==> flow/design.v <==
module full_adder 
#(
    parameter DATA_WIDTH = 2
) 
(
    input  logic [DATA_WIDTH - 1:0] i_input1,
    input  logic [DATA_WIDTH - 1:0] i_input2,
    input  logic                    i_cin,
    output logic [DATA_WIDTH - 1:0] o_sum,
    output logic                    o_cout
);
    assign {o_cout, o_sum} = i_input1 + i_input2 + {1'b0, i_cin};
endmodule
module counter 
(
    input logic i_clk,
    input logic i_arstn,
    input logic i_valid,
    output logic [3:0] o_count
);
    always_ff @(posedge i_clk, negedge i_arstn) begin
        if (~ i_arstn) 
            o_count <= '0;
        else if (o_count == 4'd12)
            o_count <= '0;
        else if (i_valid)
            o_count <= o_count + 4'b1;
    end
endmodule
module i2b
(
    input  logic       i_clk,
    input  logic       i_arstn,
    input  logic       i_valid,
    input  logic       i_a,
    input  logic       i_b,
    output logic [1:0] o_sum,
    output logic       o_a,
    output logic       o_b
);
    logic s_a_ff1;
    logic s_a_ff2;
    logic s_b_ff1;
    logic s_b_ff2;
    logic s_A0;
    logic s_A1;
    logic s_B0;
    logic s_B1;
    logic s_carry_out;
    logic s_carry_in;
    assign s_A0 = s_a_ff1 & s_b_ff2;
    assign s_A1 = i_a     & s_b_ff2;
    assign s_B0 = s_a_ff2 & s_b_ff1;
    assign s_B1 = s_a_ff1 & s_b_ff1;
    always_ff @(posedge i_clk, negedge i_arstn) begin
        if (~ i_arstn) begin
            s_a_ff1    <= 1'b0;
            s_a_ff2    <= 1'b0;
            s_b_ff1    <= 1'b0;
            s_b_ff2    <= 1'b0;
            s_carry_in <= 1'b0;
        end
        else if (i_valid) begin
            s_a_ff1    <= i_a;
            s_a_ff2    <= s_a_ff1;
            s_b_ff1    <= i_b;
            s_b_ff2    <= s_b_ff1;
            s_carry_in <= s_carry_out;
        end
    end
    full_adder FA1 (
        .i_input1 ( {s_A1, s_A0} ),
        .i_input2 ( {s_B1, s_B0} ),
        .i_cin    ( s_carry_in   ),
        .o_sum    ( o_sum        ),
        .o_cout   ( s_carry_out  )
    );
    assign o_a = s_a_ff2;
    assign o_b = s_b_ff2;
endmodule
module t2b
(
    input  logic        i_clk,
    input  logic        i_arstn,
    input  logic        i_valid,
    input  logic        i_a,
    input  logic        i_b,
    output logic [1:0] o_sum,
    output logic       o_b
);
    logic s_a_ff1;
    logic s_b_ff1;
    logic s_A0;
    logic s_A1;
    logic s_B0;
    logic s_B1;
    logic s_carry_out;
    logic s_carry_in;
    assign s_A0 = s_a_ff1 & s_b_ff1;
    assign s_A1 = i_a     & s_b_ff1;
    assign s_B0 = 1'b0;
    assign s_B1 = s_a_ff1 & i_b;
    always_ff @(posedge i_clk, negedge i_arstn) begin
        if (~ i_arstn) begin
            s_a_ff1    <= 1'b0;
            s_b_ff1    <= 1'b0;
            s_carry_in <= 1'b0;
        end
        else if (i_valid) begin
            s_a_ff1    <= i_a;
            s_b_ff1    <= i_b;
            s_carry_in <= s_carry_out;
        end
    end
    full_adder FA0 (
        .i_input1 ( {s_A1, s_A0} ),
        .i_input2 ( {s_B1, s_B0} ),
        .i_cin    ( s_carry_in   ),
        .o_sum    ( o_sum        ),
        .o_cout   ( s_carry_out  )
    );
    assign o_b = s_b_ff1;
endmodule
module serial_mul
#(
    parameter DATA_WIDTH = 8    
)
(
    input  logic       i_clk,
    input  logic       i_arstn,
    input  logic       i_valid,
    input  logic       i_a,
    input  logic       i_b,
    output logic [1:0] o_product
);
    localparam N_OF_I2B = 1 + (DATA_WIDTH - 4)/2;  
    localparam N_OF_2FA = N_OF_I2B;                
    logic [1:0] s_i2b_sum [N_OF_I2B - 1:0];
    logic [1:0] s_t2b_sum;
    logic s_a [N_OF_I2B - 1:0];
    logic s_b [N_OF_I2B - 1:0];
    logic unused_s_b_i2b_out;
    logic [N_OF_2FA - 1:0] s_carry_in;
    logic [N_OF_2FA - 1:0] s_carry_out;
    logic [1:0] s_adder_sum_0;
    logic [1:0] s_adder_sum_1;
    logic [1:0] s_adder_sum_2;
    i2b I2B0 (
        .i_clk   ( i_clk              ),
        .i_arstn ( i_arstn            ),
        .i_valid ( i_valid            ),
        .i_a     ( i_a                ),
        .i_b     ( s_b[0]             ),
        .o_sum   ( s_i2b_sum[0]       ),
        .o_a     ( s_a[0]             ),
        .o_b     ( unused_s_b_i2b_out )
    );
    genvar i;
    generate
        for (i = 0; i < N_OF_I2B - 1; i++) begin : i2b_multipier
            i2b I2B_MODULE (
                .i_clk   ( i_clk            ),
                .i_arstn ( i_arstn          ),
                .i_valid ( i_valid          ),
                .i_a     ( s_a[i]           ),
                .i_b     ( s_b[i + 1]       ),
                .o_sum   ( s_i2b_sum[i + 1] ),
                .o_a     ( s_a[i + 1]       ),
                .o_b     ( s_b[i]           )
            );
        end
    endgenerate
    t2b T2B0 (
        .i_clk   ( i_clk             ),
        .i_arstn ( i_arstn           ),
        .i_valid ( i_valid           ),
        .i_a     ( s_a[N_OF_I2B - 1] ),
        .i_b     ( i_b               ),
        .o_sum   ( s_t2b_sum         ),
        .o_b     ( s_b[N_OF_I2B - 1] )
    );
    full_adder FA0_0 (
        .i_input1 ( s_i2b_sum[0]   ),
        .i_input2 ( s_i2b_sum[1]   ),
        .i_cin    ( s_carry_in[0]  ),
        .o_sum    ( s_adder_sum_0  ),
        .o_cout   ( s_carry_out[0] )
    );
    full_adder FA0_3 (
        .i_input1 ( s_i2b_sum[2]   ),
        .i_input2 ( s_t2b_sum      ),
        .i_cin    ( s_carry_in[1]  ),
        .o_sum    ( s_adder_sum_1  ),
        .o_cout   ( s_carry_out[1] )
    );
    full_adder FA1_0 (
        .i_input1 ( s_adder_sum_0  ),
        .i_input2 ( s_adder_sum_1  ),
        .i_cin    ( s_carry_in[2]  ),
        .o_sum    ( s_adder_sum_2  ),
        .o_cout   ( s_carry_out[2] )
    );
    always_ff @( posedge i_clk, negedge i_arstn ) begin
        if ( ~ i_arstn ) 
            s_carry_in <= '0;
        else if (i_valid) 
            s_carry_in <= s_carry_out;
    end
    assign o_product = s_adder_sum_2;
endmodule
module conv_top
#(
    parameter DATA_WIDTH  = 8,
    parameter KERNEL_SIZE = 25
)
(
    input  logic                     i_clk,
    input  logic                     i_arstn,
	input  logic                     i_arstn_perf,
	input  logic                     i_enable_count2,
    input  logic                     i_ready,
    input  logic                     i_valid,
    input  logic [KERNEL_SIZE - 1:0] i_bit_X,
    input  logic [KERNEL_SIZE - 1:0] i_bit_K,
    output logic [              1:0] o_conv,
    output logic                     o_ready,
    output logic                     o_valid,
	output logic [             31:0] o_perf_cycle_count,
	output logic [             31:0] o_perf_cycle_count2
);
    logic [3:0] s_count;
    logic s_valid_data_in;
    logic s_valid_data_out;
	logic [KERNEL_SIZE - 1:0] s_bit_X_delayed;
	logic [KERNEL_SIZE - 1:0] s_bit_K_delayed;
    logic [1:0] s_product [KERNEL_SIZE - 1:0];
    localparam N_OF_2FA = KERNEL_SIZE - 1;
    logic [N_OF_2FA - 1:0] s_carry_in;
    logic [N_OF_2FA - 1:0] s_carry_out;
    always_ff @(posedge i_clk, negedge i_arstn) begin
        if (~ i_arstn) begin
            s_bit_X_delayed <= '0;
            s_bit_K_delayed <= '0;
        end
        else if (s_valid_data_in) begin
            s_bit_X_delayed <= i_bit_X;
            s_bit_K_delayed <= i_bit_K;
        end
    end
    genvar i;
    generate
        for (i = 0; i < KERNEL_SIZE; i++) begin : serial_multipier
            serial_mul #(
                .DATA_WIDTH ( DATA_WIDTH )
            ) S_MUL0 (
                .i_clk     ( i_clk              ),
                .i_arstn   ( i_arstn            ),
                .i_valid   ( s_valid_data_in    ),
                .i_a       ( s_bit_X_delayed[i] ),
                .i_b       ( s_bit_K_delayed[i] ),
                .o_product ( s_product[i]       )
            );
        end
    endgenerate
    counter COUNT0 (
        .i_clk   ( i_clk           ),
        .i_arstn ( i_arstn         ),
        .i_valid ( s_valid_data_in ),
        .o_count ( s_count         )
    );
	assign s_valid_data_out = (s_count >= 4'd5) & (s_count <= 4'd12);
	always_ff @(posedge i_clk, negedge i_arstn_perf) begin
	    if (~ i_arstn_perf)
		    o_perf_cycle_count <= 32'b0;
		else if (s_valid_data_in)
		    o_perf_cycle_count <= o_perf_cycle_count + 32'b1;
	end
	always_ff @(posedge i_clk, negedge i_arstn_perf) begin
	     if (~ i_arstn_perf)
		    o_perf_cycle_count2 <= 32'b0;
		else if (i_enable_count2)
		    o_perf_cycle_count2 <= o_perf_cycle_count2 + 32'b1;
	end
    logic [1:0] s_sum_0;
    logic [1:0] s_sum_1;
    logic [1:0] s_sum_2;
    logic [1:0] s_sum_3;
    logic [1:0] s_sum_4;
    logic [1:0] s_sum_5;
    logic [1:0] s_sum_6;
    logic [1:0] s_sum_7;
    logic [1:0] s_sum_8;
    logic [1:0] s_sum_9;
    logic [1:0] s_sum_10;
    logic [1:0] s_sum_11;
    logic [1:0] s_sum_12;
    logic [1:0] s_sum_13;
    logic [1:0] s_sum_14;
    logic [1:0] s_sum_15;
    logic [1:0] s_sum_16;
    logic [1:0] s_sum_17;
    logic [1:0] s_sum_18;
    logic [1:0] s_sum_19;
    logic [1:0] s_sum_20;
    logic [1:0] s_sum_21;
    logic [1:0] s_sum_22;
    logic [1:0] s_sum_23;
    full_adder FA0_0 (
        .i_input1 ( s_product[0]    ),
        .i_input2 ( s_product[1]    ),
        .i_cin    ( s_carry_in[0]   ),
        .o_sum    ( s_sum_0         ),
        .o_cout   ( s_carry_out[0]  )
    );
    full_adder FA0_1 (
        .i_input1 ( s_product[2]    ),
        .i_input2 ( s_product[3]    ),
        .i_cin    ( s_carry_in[1]   ),
        .o_sum    ( s_sum_1         ),
        .o_cout   ( s_carry_out[1]  )
    );
    full_adder FA0_2 (
        .i_input1 ( s_product[4]    ),
        .i_input2 ( s_product[5]    ),
        .i_cin    ( s_carry_in[2]   ),
        .o_sum    ( s_sum_2         ),
        .o_cout   ( s_carry_out[2]  )
    );
    full_adder FA0_3 (
        .i_input1 ( s_product[6]    ),
        .i_input2 ( s_product[7]    ),
        .i_cin    ( s_carry_in[3]   ),
        .o_sum    ( s_sum_3         ),
        .o_cout   ( s_carry_out[3]  )
    );
    full_adder FA0_4 (
        .i_input1 ( s_product[8]    ),
        .i_input2 ( s_product[9]    ),
        .i_cin    ( s_carry_in[4]   ),
        .o_sum    ( s_sum_4         ),
        .o_cout   ( s_carry_out[4]  )
    );
    full_adder FA0_5 (
        .i_input1 ( s_product[10]   ),
        .i_input2 ( s_product[11]   ),
        .i_cin    ( s_carry_in[5]   ),
        .o_sum    ( s_sum_5         ),
        .o_cout   ( s_carry_out[5]  )
    );
    full_adder FA0_6 (
        .i_input1 ( s_product[12]   ),
        .i_input2 ( s_product[13]   ),
        .i_cin    ( s_carry_in[6]   ),
        .o_sum    ( s_sum_6         ),
        .o_cout   ( s_carry_out[6]  )
    );
    full_adder FA0_7 (
        .i_input1 ( s_product[14]   ),
        .i_input2 ( s_product[15]   ),
        .i_cin    ( s_carry_in[7]   ),
        .o_sum    ( s_sum_7         ),
        .o_cout   ( s_carry_out[7]  )
    );
    full_adder FA0_8 (
        .i_input1 ( s_product[16]   ),
        .i_input2 ( s_product[17]   ),
        .i_cin    ( s_carry_in[8]   ),
        .o_sum    ( s_sum_8         ),
        .o_cout   ( s_carry_out[8]  )
    );
    full_adder FA0_9 (
        .i_input1 ( s_product[18]   ),
        .i_input2 ( s_product[19]   ),
        .i_cin    ( s_carry_in[9]   ),
        .o_sum    ( s_sum_9         ),
        .o_cout   ( s_carry_out[9]  )
    );
    full_adder FA0_10 (
        .i_input1 ( s_product[20]   ),
        .i_input2 ( s_product[21]   ),
        .i_cin    ( s_carry_in[10]  ),
        .o_sum    ( s_sum_10        ),
        .o_cout   ( s_carry_out[10] )
    );
    full_adder FA0_11 (
        .i_input1 ( s_product[22]   ),
        .i_input2 ( s_product[23]   ),
        .i_cin    ( s_carry_in[11]  ),
        .o_sum    ( s_sum_11        ),
        .o_cout   ( s_carry_out[11] )
    );
    logic [1:0] s_last;
    assign s_last = s_product[24];  
    full_adder FA1_0 (
        .i_input1 ( s_sum_0         ),
        .i_input2 ( s_sum_1         ),
        .i_cin    ( s_carry_in[12]  ),
        .o_sum    ( s_sum_12        ),
        .o_cout   ( s_carry_out[12] )
    );
    full_adder FA1_1 (
        .i_input1 ( s_sum_2         ),
        .i_input2 ( s_sum_3         ),
        .i_cin    ( s_carry_in[13]  ),
        .o_sum    ( s_sum_13        ),
        .o_cout   ( s_carry_out[13] )
    );
    full_adder FA1_2 (
        .i_input1 ( s_sum_4         ),
        .i_input2 ( s_sum_5         ),
        .i_cin    ( s_carry_in[14]  ),
        .o_sum    ( s_sum_14        ),
        .o_cout   ( s_carry_out[14] )
    );
    full_adder FA1_3 (
        .i_input1 ( s_sum_6         ),
        .i_input2 ( s_sum_7         ),
        .i_cin    ( s_carry_in[15]  ),
        .o_sum    ( s_sum_15        ),
        .o_cout   ( s_carry_out[15] )
    );
    full_adder FA1_4 (
        .i_input1 ( s_sum_8         ),
        .i_input2 ( s_sum_9         ),
        .i_cin    ( s_carry_in[16]  ),
        .o_sum    ( s_sum_16        ),
        .o_cout   ( s_carry_out[16] )
    );
    full_adder FA1_5 (
        .i_input1 ( s_sum_10        ),
        .i_input2 ( s_sum_11        ),
        .i_cin    ( s_carry_in[17]  ),
        .o_sum    ( s_sum_17        ),
        .o_cout   ( s_carry_out[17] )
    );
    full_adder FA2_0 (
        .i_input1 ( s_sum_12        ),
        .i_input2 ( s_sum_13        ),
        .i_cin    ( s_carry_in[18]  ),
        .o_sum    ( s_sum_18        ),
        .o_cout   ( s_carry_out[18] )
    );
    full_adder FA2_1 (
        .i_input1 ( s_sum_14        ),
        .i_input2 ( s_sum_15        ),
        .i_cin    ( s_carry_in[19]  ),
        .o_sum    ( s_sum_19        ),
        .o_cout   ( s_carry_out[19] )
    );
    full_adder FA2_2 (
        .i_input1 ( s_sum_16        ),
        .i_input2 ( s_sum_17        ),
        .i_cin    ( s_carry_in[20]  ),
        .o_sum    ( s_sum_20        ),
        .o_cout   ( s_carry_out[20] )
    );
    full_adder FA3_0 (
        .i_input1 ( s_sum_18        ),
        .i_input2 ( s_sum_19        ),
        .i_cin    ( s_carry_in[21]  ),
        .o_sum    ( s_sum_21        ),
        .o_cout   ( s_carry_out[21] )
    );
    full_adder FA3_1 (
        .i_input1 ( s_sum_20        ),
        .i_input2 ( s_last          ),  
        .i_cin    ( s_carry_in[22]  ),
        .o_sum    ( s_sum_22        ),
        .o_cout   ( s_carry_out[22] )
    );
    full_adder FA4_0 (
        .i_input1 ( s_sum_21        ),
        .i_input2 ( s_sum_22        ),
        .i_cin    ( s_carry_in[23]  ),
        .o_sum    ( s_sum_23        ),  
        .o_cout   ( s_carry_out[23] )
    );
    assign o_conv = s_sum_23;
    always_ff @( posedge i_clk, negedge i_arstn ) begin
        if ( ~ i_arstn ) 
            s_carry_in <= '0;
        else if (s_valid_data_in) 
            s_carry_in <= s_carry_out;
    end
    typedef enum logic [2:0] {
        IDLE      = 3'd0,
        READ      = 3'd1,
        WAIT_RES  = 3'd2,
        READ_DONE = 3'd3,
        WRITE     = 3'd4,
        WRITE_DONE = 3'd5
    } state_t;
    state_t PS;
    state_t NS;
    always_ff @(posedge i_clk, negedge i_arstn) begin
        if (~ i_arstn)
            PS <= IDLE;
        else
            PS <= NS;
    end
    always_comb begin
        NS = PS;
        case (PS)
            IDLE: 
				if (i_valid) 
				    NS = READ;
            READ:   NS = WAIT_RES;
            WAIT_RES: 
				if (s_valid_data_out)
				    NS = WRITE;
                else
					NS = READ_DONE;
            READ_DONE: 
				if (~ i_valid)
				     NS = IDLE;
            WRITE:
				if (~ i_ready)
				    NS = WRITE_DONE;
            WRITE_DONE: 
				if (i_ready)
				    NS = IDLE;
            default: 
				    NS = PS;
        endcase
    end
    always_comb begin
        s_valid_data_in = 1'b0;
        o_ready         = 1'b0;
        o_valid         = 1'b0;
        case (PS)
            IDLE : o_ready         = 1'b1;
            READ : s_valid_data_in = 1'b1; 
            WRITE: o_valid         = 1'b1;
            default: begin
                s_valid_data_in = 1'b0;
                o_ready         = 1'b0;
                o_valid         = 1'b0;
            end
        endcase
    end
endmodule
Wiki page: conv_top / tool data

### From RTL to reports: conv_top

Module conv_top before and after one edit of its RTL, step after step.
Lines under "original" count in the file above, lines under "edited" in the edited file.
"difference": "edited" minus "original" as printed here.
Operators: Yosys type, input widths -> output width; for muxes data width and select width s.
Cell names lack the library's common part.
The mark - stands for no value.

* design top: conv_top
* clock input: i_clk
* library: sky130hd
* corner: tt_025C_1v80

### Diff

Unified diff, file above to edited file.
The edit is scripted, without regard to the design's behaviour, which it may alter; it was not made to optimise anything.

```diff
@@ -226,5 +226,5 @@
     output logic                     o_ready,
     output logic                     o_valid,
-	output logic [             31:0] o_perf_cycle_count,
+	output logic [             47:0] o_perf_cycle_count,
 	output logic [             31:0] o_perf_cycle_count2
 );
```

### After elaboration

Counts by Yosys on the flattened word-level netlist (proc, flatten, opt, wreduce). Print and check cells are left out. Cells with the same type and inputs are merged into one.

Word-level totals
* memories: original 0, edited 0, difference 0
* ROM bits: original 0, edited 0, difference 0
* cells after elaboration: original 1286, edited 1286, difference 0
* clocked read ports x word width: original 0, edited 0, difference 0
* input port bits: original 56, edited 56, difference 0
* memory bits (writable): original 0, edited 0, difference 0
* latch bits: original 0, edited 0, difference 0
* register bits after elaboration: original 670, edited 686, difference +16
* output and inout bits: original 68, edited 84, difference +16

Cells by class
* muxes and demuxes: original 11, edited 11, difference 0
* $lt $le $gt $ge: original 2, edited 2, difference 0
* $add $sub $neg: original 401, edited 401, difference 0
* eq/ne operators: original 10, edited 10, difference 0
* reduce/logical cells: original 4, edited 4, difference 0
* shift operators: original 0, edited 0, difference 0
* bitwise operators: original 376, edited 376, difference 0
* divide/modulo/power cells: original 0, edited 0, difference 0
* multiply operators: original 0, edited 0, difference 0

Operators with widths
* $add 32x1->32 const B: original 2, edited 1, difference -1
* $add 48x1->48 const B: original 0, edited 1, difference +1

Operator kinds equal on both sides are left out: 19.

### Logic depth

Longest topological path by Yosys (ltp), each cell counted once; first at word level (registers and memories cut), then after technology mapping (sequential cells cut; the memories' decode and read muxes count).

Depth
* word-level depth: original 17, edited 17, difference 0
* ABC_AREA: original 0, edited 0
* depth in mapped cells: original 17, edited 17, difference 0
* depth with buffers taken out: original 17, edited 17, difference 0

### Netlist

Source: synth_stat.txt of the flow (Yosys; design flattened, memories mapped). It holds for the ABC_AREA given above (unset counts as 0); a run with the other value may have another netlist.

Mapped netlist
* area of sequential cells (sq um): original 16842.4, edited 17242.8, difference +400.4
* mapped cells: original 2646, edited 2739, difference +93
* mapped flip-flops: original 673, edited 689, difference +16
* buffer cells: original 78, edited 86, difference +8
* synthesis area (sq um): original 36107.1, edited 36952.9, difference +845.8

Cell types
* clkbuf_1: original 17, edited 69, difference +52
* buf_2: original 60, edited 13, difference -47
* xor2_1: original 9, edited 38, difference +29
* dfrtp_1: original 672, edited 688, difference +16
* inv_1: original 239, edited 253, difference +14
* xnor2_1: original 54, edited 41, difference -13
* nor3_1: original 6, edited 16, difference +10
* nor4_2: original 0, edited 10, difference +10
* nand2_1: original 156, edited 163, difference +7
* nor4_1: original 2, edited 9, difference +7
* and4_1: original 3, edited 9, difference +6
* nand4_1: original 24, edited 27, difference +3
* nor2_1: original 17, edited 14, difference -3
* and3_1: original 11, edited 8, difference -3
* nor4_4: original 4, edited 1, difference -3
* mux2i_1: original 1, edited 4, difference +3
* or4_1: original 0, edited 3, difference +3
* mux2_2: original 525, edited 523, difference -2

Cell types equal on both sides are left out: 10.
Not every row of either side is listed.
By module: a second synthesis without flattening, with its own total; a netlist apart from the flattened one above.

Second synthesis, totals
* cells (unflattened synthesis): original 3877, edited 3946, difference +69
* area total of the unflattened synthesis (sq um): original 41467.3, edited 42136.7, difference +669.4

Rows give one instance, submodules left out.

Modules, original
* i2b: area 206.4 sq um, times used 75, seq. area 125.1 sq um, cells 14
* full_adder: area 70.1 sq um, times used 199, seq. area 0.0 sq um, cells 10
* conv_top: area 5820.6 sq um, times used 1, seq. area 3604.7 sq um, cells 419
* t2b: area 131.4 sq um, times used 25, seq. area 75.1 sq um, cells 10
* serial_mul (DATA_WIDTH=8): area 108.9 sq um, times used 25, seq. area 75.1 sq um, cells 6
* counter: area 214.0 sq um, times used 1, seq. area 100.1 sq um, cells 18

Modules, edited
* i2b: area 206.4 sq um, times used 75, seq. area 125.1 sq um, cells 14
* full_adder: area 70.1 sq um, times used 199, seq. area 0.0 sq um, cells 10
* conv_top: area 6490.0 sq um, times used 1, seq. area 4005.1 sq um, cells 488
* t2b: area 131.4 sq um, times used 25, seq. area 75.1 sq um, cells 10
* serial_mul (DATA_WIDTH=8): area 108.9 sq um, times used 25, seq. area 75.1 sq um, cells 6
* counter: area 214.0 sq um, times used 1, seq. area 100.1 sq um, cells 18

### Worst setup path after synthesis

Source: OpenSTA report_checks on the synthesized netlist (no wires, ideal clock, input and output delay 20% of the period each), path of least setup slack; recovery checks are left aside. Register names are those of the netlist, which keeps one name where synthesis merged equal registers.

Path after synthesis
* path type: original reg2out, edited reg2out
* start: original register serial_multipier[20].S_MUL0.i2b_multipier[1].I2B_MODULE.s_b_ff2, edited register serial_multipier[23].S_MUL0.I2B0.s_b_ff2
* end: original output o_conv[1], edited output o_conv[1]
* path delay (ps): original 5240, edited 5209, difference -31
* output delay (ps): original 2400, edited 2400, difference 0
* setup slack (ps): original 4360, edited 4391, difference +31
* required time (ps): original 9600, edited 9600, difference 0
* data arrival time (ps): original 5240, edited 5209, difference -31
* time at the first pin (ps): original 0, edited 0, difference 0
* clock period (ps): original 12000, edited 12000, difference 0
* buffers on the path: original 0, edited 0, difference 0
* stages on the path: original 17, edited 17, difference 0
* synthesis period reached (ps): original 7640, edited 7609, difference -31

"path delay" is the arrival time less input delay plus setup time.
A path that ends at an output port has no setup time.
"stages on the path": output pins that drive a net of the path, with the launching flip-flop's if there is one; two outputs of one cell count as two.
"synthesis period reached" is the clock period less the worst setup slack; recovery checks do not enter. This is arithmetic on one report: input and output delays are still those of the set period (20% each).
Between the ends stands the longest chain of elaborated cells between them, by number of cells; it is not shown to be the way that was timed. Of several equally long chains one is given.
A line is the first line of the expression or statement that the cell stems from. Yosys adds cells for indexed reads and writes and turns some case tables into memories.

On the way, after synthesis, original:
* path through: dfrtp_1 and2_1 fa_1 fa_1 inv_1 fa_1 inv_1 fa_1 inv_1 fa_1 inv_1 fa_1 fa_1 inv_1 fa_1 inv_1 fa_1
* cells in the longest elaborated chain: 17
* elaborated cells between the ends (all ways): 18
* source lines of those cells: 3
* those cells by class: 16 x add/sub; 2 x logic

Ends and longest elaborated chain, after synthesis, original
* start: declaration: line 44 `logic s_b_ff2;`
* start: assignment: line 60 `s_b_ff2    <= 1'b0;`
* start: assignment: line 67 `s_b_ff2    <= s_b_ff1;`
* $and 1x1->1: line 51 `assign s_A0 = s_a_ff1 & s_b_ff2;`
* $add 2x2->3: line 12 `assign {o_cout, o_sum} = i_input1 + i_input2 + {1'b0, i_cin};`
* $add 3x1->3: line 12
* $add 2x2->3: line 12
* $add 3x1->3: line 12
* $add 2x2->3: line 12
* $add 3x1->3: line 12
* [... 3 more ...]
* $add 3x1->3: line 12
* $add 2x2->3: line 12
* $add 3x1->3: line 12
* $add 2x2->3: line 12
* $add 3x1->3: line 12
* $add 2x2->3: line 12
* $add 3x1->3: line 12
* end: declaration: line 225 `output logic [              1:0] o_conv,`

On the way, after synthesis, edited:
* path through: dfrtp_1 and2_1 fa_1 inv_1 fa_1 inv_1 fa_1 inv_1 fa_1 inv_1 fa_1 fa_1 inv_1 fa_1 inv_1 fa_1 fa_1
* cells in the longest elaborated chain: 17
* elaborated cells between the ends (all ways): 18
* source lines of those cells: 3
* those cells by class: 16 x add/sub; 2 x logic

Ends and longest elaborated chain, after synthesis, edited
* start: declaration: line 44 `logic s_b_ff2;`
* start: assignment: line 60 `s_b_ff2    <= 1'b0;`
* start: assignment: line 67 `s_b_ff2    <= s_b_ff1;`
* $and 1x1->1: line 51 `assign s_A0 = s_a_ff1 & s_b_ff2;`
* $add 2x2->3: line 12 `assign {o_cout, o_sum} = i_input1 + i_input2 + {1'b0, i_cin};`
* $add 3x1->3: line 12
* $add 2x2->3: line 12
* $add 3x1->3: line 12
* $add 2x2->3: line 12
* $add 3x1->3: line 12
* [... 3 more ...]
* $add 3x1->3: line 12
* $add 2x2->3: line 12
* $add 3x1->3: line 12
* $add 2x2->3: line 12
* $add 3x1->3: line 12
* $add 2x2->3: line 12
* $add 3x1->3: line 12
* end: declaration: line 225 `output logic [              1:0] o_conv,`

### Timing after layout

From the final timing report of the runs of set A: the path of least setup slack in the routed layout; clock arrival at registers is part of the times.
The path's times are printed in steps of 10 ps; the period is the one set.

Path after layout
* path type: original reg2out, edited reg2out
* start: original register serial_multipier[11].S_MUL0.I2B0.s_a_ff1, edited register serial_multipier[17].S_MUL0.I2B0.s_a_ff1
* end: original output o_conv[1], edited output o_conv[1]
* required time (ps): original 9600, edited 9600, difference 0
* output delay (ps): original 2400, edited 2400, difference 0
* stages on the path: original 18, edited 16, difference -2
* setup slack (ps): original 2930, edited 2910, difference -20
* clock period (ps): original 12000, edited 12000, difference 0
* time at the first pin (ps): original 630, edited 620, difference -10
* data arrival time (ps): original 6670, edited 6690, difference +20
* buffers on the path: original 1, edited 1, difference 0

Between the ends stands the longest chain of elaborated cells between them, by number of cells; it is not shown to be the way that was timed. Of several equally long chains one is given.

On the way, after layout, original:
* path through: dfrtp_1 and2_1 fa_1 inv_1 fa_1 inv_1 fa_1 inv_1 fa_1 inv_1 fa_1 inv_1 fa_1 inv_1 fa_1 fa_1 fa_1 clkdlybuf4s50_1
* cells in the longest elaborated chain: 17
* elaborated cells between the ends (all ways): 18
* source lines of those cells: 3
* those cells by class: 16 x add/sub; 2 x logic

Ends and longest elaborated chain, after layout, original
* start: declaration: line 41 `logic s_a_ff1;`
* start: assignment: line 57 `s_a_ff1    <= 1'b0;`
* start: assignment: line 64 `s_a_ff1    <= i_a;`
* $and 1x1->1: line 51 `assign s_A0 = s_a_ff1 & s_b_ff2;`
* $add 2x2->3: line 12 `assign {o_cout, o_sum} = i_input1 + i_input2 + {1'b0, i_cin};`
* $add 3x1->3: line 12
* $add 2x2->3: line 12
* $add 3x1->3: line 12
* $add 2x2->3: line 12
* $add 3x1->3: line 12
* [... 3 more ...]
* $add 3x1->3: line 12
* $add 2x2->3: line 12
* $add 3x1->3: line 12
* $add 2x2->3: line 12
* $add 3x1->3: line 12
* $add 2x2->3: line 12
* $add 3x1->3: line 12
* end: declaration: line 225 `output logic [              1:0] o_conv,`

On the way, after layout, edited:
* path through: dfrtp_1 and2_1 fa_1 inv_1 fa_1 inv_1 fa_1 fa_1 fa_1 fa_1 inv_1 fa_1 inv_1 fa_1 fa_1 clkdlybuf4s50_1
* cells in the longest elaborated chain: 17
* elaborated cells between the ends (all ways): 18
* source lines of those cells: 3
* those cells by class: 16 x add/sub; 2 x logic

Ends and longest elaborated chain, after layout, edited
* start: declaration: line 41 `logic s_a_ff1;`
* start: assignment: line 57 `s_a_ff1    <= 1'b0;`
* start: assignment: line 64 `s_a_ff1    <= i_a;`
* $and 1x1->1: line 51 `assign s_A0 = s_a_ff1 & s_b_ff2;`
* $add 2x2->3: line 12 `assign {o_cout, o_sum} = i_input1 + i_input2 + {1'b0, i_cin};`
* $add 3x1->3: line 12
* $add 2x2->3: line 12
* $add 3x1->3: line 12
* $add 2x2->3: line 12
* $add 3x1->3: line 12
* [... 3 more ...]
* $add 3x1->3: line 12
* $add 2x2->3: line 12
* $add 3x1->3: line 12
* $add 2x2->3: line 12
* $add 3x1->3: line 12
* $add 2x2->3: line 12
* $add 3x1->3: line 12
* end: declaration: line 225 `output logic [              1:0] o_conv,`

### Layout results

Runs of the flow (Yosys, OpenROAD) on both versions; the two runs of a pair have the same settings. The constraints put input and output delay at 20% of the set period each and load the outputs with 0.01 pF.

Flow settings, set A:
* CORE_UTILIZATION: 40
* period_ns: 12.0
* CAP_MARGIN: 20
* CORE_MARGIN: 2
* SLEW_MARGIN: 20

Results, set A
* standard-cell area after routing (sq um): original 41125.7, edited 42231.8, difference +1106.1
* die footprint (sq um): original 92686.8, edited 94830.1, difference +2143.3
* post-route setup TNS (ps): original 0, edited 0, difference 0
* achieved clock period (ps): original 9071, edited 9094, difference +23
* cell area after synthesis (sq um): original 36107.1, edited 36952.9, difference +845.8
* lowest setup slack (ps): original 2929, edited 2906, difference -23
* total design power (uW): original 11691, edited 11612, difference -79
* lowest hold slack (ps): original 475, edited 480, difference +5
* utilization after layout (%): original 45.8, edited 46.1, difference +0.3

Flow settings, set B:
* CORE_MARGIN: 3
* CORE_UTILIZATION: 44
* CTS_CLUSTER_DIAMETER: 259
* GPL_ROUTABILITY_DRIVEN: 1
* MAX_ROUTING_LAYER: met5
* MIN_ROUTING_LAYER: met2
* PLACE_DENSITY: 0.44
* SETUP_SLACK_MARGIN: -0.16
* SLEW_MARGIN: 0
* TNS_END_PERCENT: 90
* period_ns: 7.24
* CAP_MARGIN: 20

Results, set B
* standard-cell area after routing (sq um): original 43158.9, edited 44486.4, difference +1327.5
* die footprint (sq um): original 85535.8, edited 87497.6, difference +1961.8
* post-route setup TNS (ps): original -274, edited -252, difference +22
* achieved clock period (ps): original 7514, edited 7492, difference -22
* cell area after synthesis (sq um): original 36107.1, edited 36952.9, difference +845.8
* lowest setup slack (ps): original -274, edited -252, difference +22
* total design power (uW): original 20792, edited 20701, difference -91
* lowest hold slack (ps): original 479, edited 481, difference +2
* utilization after layout (%): original 53.3, edited 53.8, difference +0.5

"achieved clock period" is the run's clock period less its worst setup slack. It is reckoned from that one timing run; input and output delays stay at 20% of the period that was set.
By "total design power" is meant OpenSTA's value without simulated activity: inputs other than the clock are taken to toggle once in ten clock periods, and the tool carries that through the logic.
